==> flow/design.v <==
`default_nettype none
`timescale 1ns / 1ps
module mul #(
    WIDTH=25,   
    FBITS=20    
    )(
    input wire signed [WIDTH-1:0] a,    
    input wire signed [WIDTH-1:0] b,    
    output reg signed [WIDTH-1:0] val   
    );
    localparam IBITS = WIDTH - FBITS;     
    localparam MSB = 2*WIDTH - IBITS - 1;  
    localparam LSB = WIDTH - IBITS;        
    localparam HALF = {1'b1, {FBITS-1{1'b0}}}; 
    reg sig_diff;   
    reg signed [WIDTH-1:0] a1, b1;   
    reg signed [WIDTH-1:0] prod_t;   
    reg signed [2*WIDTH-1:0] prod;   
    reg [FBITS-1:0] rbits;           
    reg round;   
    reg even;    
    reg signed [WIDTH-1:0] u_result;    
    always @(*) begin
        sig_diff = a[WIDTH-1] ^ b[WIDTH-1];
        a1 = a[WIDTH-1] ? -a : a;    
        b1 = b[WIDTH-1] ? -b : b;    
        prod = a1 * b1;  
        prod_t = prod[MSB:LSB];  
        rbits  = prod[FBITS-1:0];  
        round  = prod[FBITS-1];    
        even  = ~prod[FBITS];      
         u_result = (round && !(even && rbits == HALF)) ? prod_t + 25'b1 : prod_t;  
         val = sig_diff ? -u_result : u_result;
        end
endmodule
`timescale 1ns / 1ps
 module random(
  output wire [31:0] out,
  input wire clk,  
  input wire reset,
  input wire request        
  ); 
  parameter [31:0] mod = 32'b1000_0000_0000_0000_0000_0000_0000_0000;  
  parameter [31:0] a = 32'd22695477;    
  parameter [31:0] c = 32'b1;            
  reg [31:0] temp;              
  reg [63:0] temp1;             
  reg [31:0] temp2;             
  reg [31:0] temp_out;          
  reg [1:0] state;              
always @(posedge clk) begin
        if(state == 2'b00)
            temp1 <= temp * a + c;   
        else if(state == 2'b01)
            temp2 <= temp1 % mod;    
end
always @(posedge clk or posedge reset) begin
        if (reset) begin
            temp <= 32'd13;
            state <= 2'b00;
            temp_out <= 32'd0;
        end
        else begin
            if(state == 2'b00) begin 
                state <= 2'b01;
            end
            else if(state == 2'b01) begin
                state <= 2'b10;
            end
            else begin
                temp <= temp2;         
                if(request) 
                    state <= 2'b00;    
            end
            if (request)
                temp_out <= temp2;
        end
end
assign out = temp_out;
 endmodule
`default_nettype none
`timescale 1ns / 1ps
module barnsley #(
    FP_WIDTH=25,    
    FP_INT=5       
    ) (
    input  wire clk,                                     
    input wire reset,                                    
    output wire [19:0] iter_max,                          
    input wire iter_change,                              
    output reg done,                                     
    output wire complete,                                
    output reg signed [FP_WIDTH-1:0] xn,                 
    output reg signed [FP_WIDTH-1:0] yn
    );
    reg signed [FP_WIDTH-1:0] mul_a_1, mul_b_1, mul_a_2, mul_b_2;
    wire signed [FP_WIDTH-1:0] mul_val_1, mul_val_2;
    mul #(.WIDTH(FP_WIDTH), .FBITS(FP_WIDTH - FP_INT)) mul_inst_0 (
        /*verilator lint_on PINCONNECTEMPTY*/
        .a(mul_a_1),
        .b(mul_b_1),
        .val(mul_val_1)
    );
    mul #(.WIDTH(FP_WIDTH), .FBITS(FP_WIDTH - FP_INT)) mul_inst_1 (
        /*verilator lint_on PINCONNECTEMPTY*/
        .a(mul_a_2),
        .b(mul_b_2),
        .val(mul_val_2)
    );
    wire [31:0] random_out;
    random random_inst(.out(random_out), .clk(clk), .reset(reset), .request(done) );
    reg [19:0] n;
    reg signed [FP_WIDTH-1:0] x;
    reg signed [FP_WIDTH-1:0] y;
    reg [3:0] state;  
    reg [19:0] iter_value;
    reg iter_reg;
    wire iter_button;
    always @(posedge clk) 
    begin
        iter_reg <= iter_change;
    end
    assign iter_button = iter_change & ~iter_reg;
    localparam signed [FP_WIDTH-1:0] FP_0_16 = 25'b0000000101000111101011100;  
    localparam signed [FP_WIDTH-1:0] FP_0_15 = 25'b0000000100110011001100110;  
    localparam signed [FP_WIDTH-1:0] NFP_0_15 = 25'b1111111011001100110011010;  
    localparam signed [FP_WIDTH-1:0] FP_0_85 = 25'b0000011011001100110011001;  
    localparam signed [FP_WIDTH-1:0] FP_0_04 = 25'b0000000001010001111010111;   
    localparam signed [FP_WIDTH-1:0] NFP_0_04 = 25'b1111110011001100110011010;  
    localparam signed [FP_WIDTH-1:0] FP_0_2  = 25'b0000000110011001100110011;   
    localparam signed [FP_WIDTH-1:0] FP_0_23 = 25'b0000000111010111000010100;  
    localparam signed [FP_WIDTH-1:0] FP_0_22 = 25'b0000000111000010100011110;  
    localparam signed [FP_WIDTH-1:0] FP_0_24 = 25'b0000000111101011100001010;  
    localparam signed [FP_WIDTH-1:0] FP_0_26 = 25'b0000001000010100011110101;  
    localparam signed [FP_WIDTH-1:0] NFP_0_26 = 25'b1111110111101011100001011; 
    localparam signed [FP_WIDTH-1:0] FP_0_28 = 25'b0000001000111101011100001;  
    localparam signed [FP_WIDTH-1:0] FP_1_5  = 25'b0000110000000000000000000;  
    assign complete = (n >= iter_value);
    always @(posedge clk or posedge reset) 
    begin
        if (reset) 
            begin
                x <= 0;  y <= 0;
                xn <= 0; yn <= 0;
                n <= 0;  done <= 0;
                state <= 0;
                iter_value <= 1000;
            end
        else if (iter_button) 
            begin
                done <= 0;
                if (iter_value < 10000)
                    iter_value <= iter_value + 3000; 
            end
        else if (complete)
            done <= 0;
        else
            begin
                case (state)
                    4'b0000: 
                    begin
                        done <= 0;
                        state <= 4'b0001;
                    end
                    4'b0001: 
                    begin
                        done <= 0;
                        if (random_out < 32'd21474836)
                                xn <= 0;
                        else if (random_out < 32'd1846835936)
                            begin 
                                mul_a_1 <= x;
                                mul_b_1 <= FP_0_85;  
                                mul_a_2 <= y;
                                mul_b_2 <= FP_0_04;  
                            end
                        else if (random_out < 32'd1997159792)
                            begin 
                                mul_a_1 <= x;
                                mul_b_1 <= FP_0_2;  
                                mul_a_2 <= y;
                                mul_b_2 <= (FP_0_26);  
                            end
                        else 
                            begin
                                mul_a_1 <= x;
                                mul_b_1 <= (FP_0_15);  
                                mul_a_2 <= y;
                                mul_b_2 <= FP_0_28;  
                            end
                        state <= 4'b0010;
                    end
                    4'b0010: 
                    begin
                        done <= 0;
                        if (random_out < 32'd21474836)
                                xn <= 0;
                        else if (random_out < 32'd1846835936)
                            begin
                                xn <= mul_val_1 + mul_val_2; 
                            end
                        else if (random_out < 32'd1997159792)
                            begin 
                                xn <= mul_val_1 - mul_val_2; 
                            end
                        else 
                            begin
                                xn <= -mul_val_1 + mul_val_2;
                            end
                        state <= 4'b0011;
                    end
                    4'b0011: 
                    begin
                        done <= 0;
                        if (random_out < 32'd21474836)
                            begin
                                mul_a_1 <= FP_0_16;  
                                mul_b_1 <= y; 
                            end
                        else if (random_out < 32'd1846835936)
                            begin 
                                mul_a_1 <= x;
                                mul_b_1 <= (FP_0_04);  
                                mul_a_2 <= y;
                                mul_b_2 <= FP_0_85;  
                            end
                        else if (random_out < 32'd1997159792)
                            begin 
                                mul_a_1 <= x;
                                mul_b_1 <= FP_0_23;  
                                mul_a_2 <= y;
                                mul_b_2 <= FP_0_22;  
                            end
                        else 
                            begin
                                mul_a_1 <= x;
                                mul_b_1 <= FP_0_26;  
                                mul_a_2 <= y;
                                mul_b_2 <= FP_0_24;  
                            end
                        state <= 4'b0100;
                    end 
                    4'b0100: 
                    begin
                        done <= 0;
                        if (random_out < 32'd21474836)
                            begin
                                yn <= mul_val_1;
                            end
                        else if (random_out < 32'd1846835936) 
                            begin 
                                yn <= -mul_val_1 + mul_val_2 + FP_1_5;
                            end
                        else if (random_out < 32'd1997159792)
                            begin 
                                yn <= mul_val_1 + mul_val_2 + FP_1_5;
                            end
                        else 
                            begin
                                yn <= mul_val_1 + mul_val_2;
                            end
                        state <= 4'b0101;
                    end                     
                    4'b0101:
                    begin
                        x <= xn;
                        y <= yn;
                        n <= n + 1;
                        done <= 1;
                        state <= 4'b0000;
                    end
                endcase
            end
    end
    assign iter_max = iter_value;
endmodule
* Tool chain data of barnsley *
Tool output for the design above, in the order of the flow.
Line numbers count from 1 in the design file above.
Operators: Yosys type, input widths -> output width; for muxes data width and select width s.
Cell names lack the library's common part.
A cell with - has no value.

design
  top = barnsley
  clock port = clk
  cell library = sky130hd
  corner = tt_025C_1v80

* After elaboration *
Counts by Yosys on the flattened word-level netlist (proc, flatten, opt, wreduce; memories kept). Register bits leave out memories and registers merged into their read ports (data or address). Print and check cells are left out.

storage and ports
  register bits = 372
  output and inout bits = 72

cells by class
  equal/unequal tests = 12
  add/sub/neg operators = 17
  bitwise operators = 11
  $lt $le $gt $ge = 5
  $mul = 3
  multiplexer cells = 42
  reductions and logical operators = 25

operators by type and width
  cell                    count
  $mul 25x25->45          2
  $mul 31x25->31 const B  1
  $mux 25                 23
  $pmux 25 s2             4
  $neg 25->25             7
  $lt 31x31->1 const B    2
  $mux 19                 3
  $add 25x1->25 const B   2
  $add 25x22->25 const B  2
  $add 25x25->25          2
  $eq 20x20->1 const B    2
  $mux 20                 2
  $add 31x1->31 const B   1
  $lt 31x25->1 const B    1
  $mux 15                 2
  $sub 25x25->25          1
  $pmux 4 s6              1
  $add 20x1->20 const B   1
  $add 20x12->20 const B  1
  $lt 20x14->1 const B    1
  $ge 20x20->1            1
  $mux 17                 1
  $reduce_and 5->1        2
  $reduce_and 3->1        3
  $not 1->1               8
  $ne 2x2->1 const B      4
  $eq 4x2->1 const B      2
  $eq 4x3->1 const B      2

Not listed: further kinds 20, cells in them 31.

* Depth *
Longest topological path by Yosys (ltp), each cell counted once; first at word level (registers and memories cut), then after technology mapping (sequential cells cut; the memories' decode and read muxes count).

depth
  word-level depth = 16
  ABC_AREA = 0
  mapped depth = 60

* Synthesis result *
Yosys stat after the flow's synthesis: flattened, memories mapped to cells. It holds for the ABC_AREA given above (unset counts as 0); a run with the other value may have another netlist.

synthesis totals
  buffer cells = 282
  sequential part of the area = 0.0097481 mm²
  flip-flop cells = 359
  mapped cells = 7469
  chip area (Yosys) = 0.0694066 mm²

cells by type
  cell      count  area in all (µm²)
  fa_1      1264   2.53E+04
  ha_1      564    7.06E+03
  inv_1     1675   6287.28
  dfrtp_1   196    4.9E+03
  edfxtp_1  151    4.53E+03
  xnor2_1   290    2.54E+03
  nand2_1   648    2.43E+03
  nor2_1    519    1.95E+03
  and2_1    265    1657.84
  mux2_2    103    1.16E+03
  xor2_1    116    1.02E+03
  o21ai_0   198    990.95
  a21oi_1   193    965.926
  clkbuf_1  251    942.154
  a21o_1    68     510.49
  nor3_1    71     355.341
  nand2b_1  56     350.336
  nor2b_1   51     319.056

Not listed: further types 90, cells in them 790.
By module: a second synthesis without flattening, with its own total; a netlist apart from the flattened one above.

unflattened totals
  cell total of the unflattened synthesis = 8403
  area (unflattened synthesis) = 0.0758553 mm²

Each row is one instance without its submodules.

modules
  module    area (mm²)  instances  seq. area (mm²)  cells
  mul       0.0245736   2          0                2875
  barnsley  0.0145314   1          0.0063048        1598
  random    0.0121767   1          0.0034934        1055

* Path before layout *
OpenSTA on the mapped netlist: ideal clock, no wires. The path of least setup slack (recovery checks aside). Input and output delay are each 20% of the period. Register names are those of the netlist, which keeps one name where synthesis merged equal registers.

path after synthesis
  path kind = register to register
  start = register mul_b_1[2]
  end = register yn[24]
  data required time = 14.860 ns
  path delay = 13.647 ns
  stages = 54
  library setup time = 0.140 ns
  time at the first pin = 0.000 ns
  arrival = 13.507 ns
  buffers on the path = 4
  setup slack = 1.353 ns
  period = 15.0 ns
  synthesis period reached = 13.647 ns

"path delay" is the arrival time less input delay plus setup time.
"stages" counts driving pins, that of a launching flip-flop among them; a cell with two outputs on the path counts twice.
"synthesis period reached" = period - worst setup slack (recovery checks aside). The figure is calculated, with input and output delays left at 20% of the set period.
The rows between start and end are the longest chain of elaborated cells between them; the timing report does not say that the signal goes this way. Where chains are equally long, one stands for them.
Each line given opens the expression or statement behind the cell; cells for indexed reads and writes are added by Yosys, which also makes memories of some case tables.
A register here has more assigning lines than the two given.

on the way, after synthesis
  cells stage by stage = edfxtp_1 -> or3_1 -> nand2b_1 -> or4_1 -> o41ai_1 -> nand2b_1 -> o21ai_0 -> xor2_1 -> clkbuf_1 -> nor2_1 -> fa_1 -> inv_1 -> fa_1 -> inv_1 -> fa_1 -> inv_1 -> fa_1 -> inv_1 -> (+18 left out) -> o21ai_0 -> a21oi_1 -> mux2i_1 -> xor2_1 -> ha_1 -> clkbuf_1 -> inv_1 -> nand3_1 -> o211ai_1 -> a31oi_1 -> a2111oi_0 -> nor2_1 -> o311ai_0 -> nor3b_1 -> xnor2_1 -> xnor3_1 -> nand3_1 -> o311ai_1
  cells in the longest elaborated chain = 15
  elaborated cells between the ends (all ways) = 20

ends and longest elaborated chain, after synthesis
  what               RTL line  RTL
  from (decl)        96        reg signed [FP_WIDTH-1:0] mul_a_1, mul_b_1, mul_a_2, mul_b_2;
  from (assign)      187       mul_b_1 <= (FP_0_15);
  from (assign)      218       mul_b_1 <= y;
  $neg 25->25        26        b1 = b[WIDTH-1] ? -b : b;
  $mux 25            26
  $mul 25x25->45     27        prod = a1 * b1;
  $not 1->1          31        even  = ~prod[FBITS];
  $logic_and 1x1->1  32        u_result = (round && !(even && rbits == HALF)) ? prod_t + 25'b1 : prod_t;
  $logic_not 1->1    32
  $logic_and 1x1->1  32
  $mux 25            32
  $neg 25->25        33        val = sig_diff ? -u_result : u_result;
  $mux 25            33
  $neg 25->25        252       yn <= -mul_val_1 + mul_val_2 + FP_1_5;
  $add 25x25->25     252
  $add 25x22->25     252
  $mux 25            250       else if (random_out < 32'd1846835936)
  $mux 25            246       if (random_out < 32'd21474836)
  to (assign)        248       yn <= mul_val_1;
  to (assign)        252
  to (decl)          94        output reg signed [FP_WIDTH-1:0] yn

* Path in the finished layout *
Path of least setup slack in the final report of run B (OpenROAD, finished layout, wires in). Where an end is a register, its clock arrival counts in the times.

path after layout
  path kind = register to register
  start = register mul_a_2[6]
  end = register yn[24]
  setup slack = 0.35 ns
  stages = 50
  library setup time = 0.15 ns
  time at the first pin = 0.58 ns
  buffers on the path = 5
  period = 14.9 ns
  data required time = 15.35 ns
  arrival = 15.00 ns

The rows between start and end are the longest chain of elaborated cells between them; the timing report does not say that the signal goes this way. Where chains are equally long, one stands for them.
A register here has more assigning lines than the two given.

on the way, after layout
  cells stage by stage = edfxtp_1 -> or4_1 -> nor4_1 -> buf_4 -> nand3_1 -> o21ai_0 -> xnor2_1 -> buf_4 -> and2_1 -> fa_1 -> fa_1 -> fa_1 -> fa_1 -> fa_1 -> fa_1 -> fa_1 -> ha_1 -> nand2_1 -> (+14 left out) -> o21ai_0 -> a211oi_1 -> a211oi_1 -> o311ai_0 -> a31oi_1 -> buf_4 -> o211ai_1 -> a31oi_1 -> a2111oi_0 -> buf_4 -> nor2_1 -> o311ai_0 -> buf_4 -> nor3b_1 -> xnor2_1 -> xnor3_1 -> nand3_1 -> o311ai_1
  cells in the longest elaborated chain = 15
  elaborated cells between the ends (all ways) = 19

ends and longest elaborated chain, after layout
  what               RTL line  RTL
  from (decl)        96        reg signed [FP_WIDTH-1:0] mul_a_1, mul_b_1, mul_a_2, mul_b_2;
  from (assign)      174       mul_a_2 <= y;
  from (assign)      181       mul_a_2 <= y;
  $neg 25->25        25        a1 = a[WIDTH-1] ? -a : a;
  $mux 25            25
  $mul 25x25->45     27        prod = a1 * b1;
  $not 1->1          31        even  = ~prod[FBITS];
  $logic_and 1x1->1  32        u_result = (round && !(even && rbits == HALF)) ? prod_t + 25'b1 : prod_t;
  $logic_not 1->1    32
  $logic_and 1x1->1  32
  $mux 25            32
  $neg 25->25        33        val = sig_diff ? -u_result : u_result;
  $mux 25            33
  $add 25x25->25     256       yn <= mul_val_1 + mul_val_2 + FP_1_5;
  $add 25x22->25     256
  $mux 25            254       else if (random_out < 32'd1997159792)
  $mux 25            250       else if (random_out < 32'd1846835936)
  $mux 25            246       if (random_out < 32'd21474836)
  to (assign)        248       yn <= mul_val_1;
  to (assign)        252       yn <= -mul_val_1 + mul_val_2 + FP_1_5;
  to (decl)          94        output reg signed [FP_WIDTH-1:0] yn

Subject: barnsley on sky130hd, stored results

Hello all,

Stored flow runs of barnsley (2 of them; Yosys, OpenROAD, sky130hd). They differ in their settings and are not a sequence. Constraints: input delay and output delay 20% of the set period each, output load 0.01 pF.
"achieved clock period": clock period set for the run, less the worst setup slack. It is reckoned from that one timing run; input and output delays stay at 20% of the period that was set.
Settings: n/a = not set for that run.
Results: n/a = not shown.

setting or result                                        run A  run B
CAP_MARGIN                                               0      20
CELL_PAD_IN_SITES_DETAIL_PLACEMENT                       1      n/a
CORE_UTILIZATION                                         70     48
CTS_CLUSTER_DIAMETER                                     376    n/a
CTS_CLUSTER_SIZE                                         77     n/a
GPL_ROUTABILITY_DRIVEN                                   0      n/a
MAX_ROUTING_LAYER                                        met4   n/a
SLEW_MARGIN                                              35     20
TNS_END_PERCENT                                          5      40
period_ns                                                25.4   14.9
CORE_MARGIN                                              2      9
CELL_PAD_IN_SITES_GLOBAL_PLACEMENT                       n/a    2
CORE_ASPECT_RATIO                                        n/a    1.78
PLACE_DENSITY_LB_ADDON                                   n/a    0.13
SETUP_SLACK_MARGIN                                       n/a    -1.19
chip area after synthesis (Yosys) (mm²)                  n/a    0.0694066
die size (mm²)                                           n/a    0.159183
area of the standard cells in the finished layout (mm²)  n/a    0.0753122
worst setup slack after layout (ns)                      n/a    0.348
achieved clock period (ns)                               n/a    14.552

Run A: incomplete, placement halted on DPL-0033

Thanks
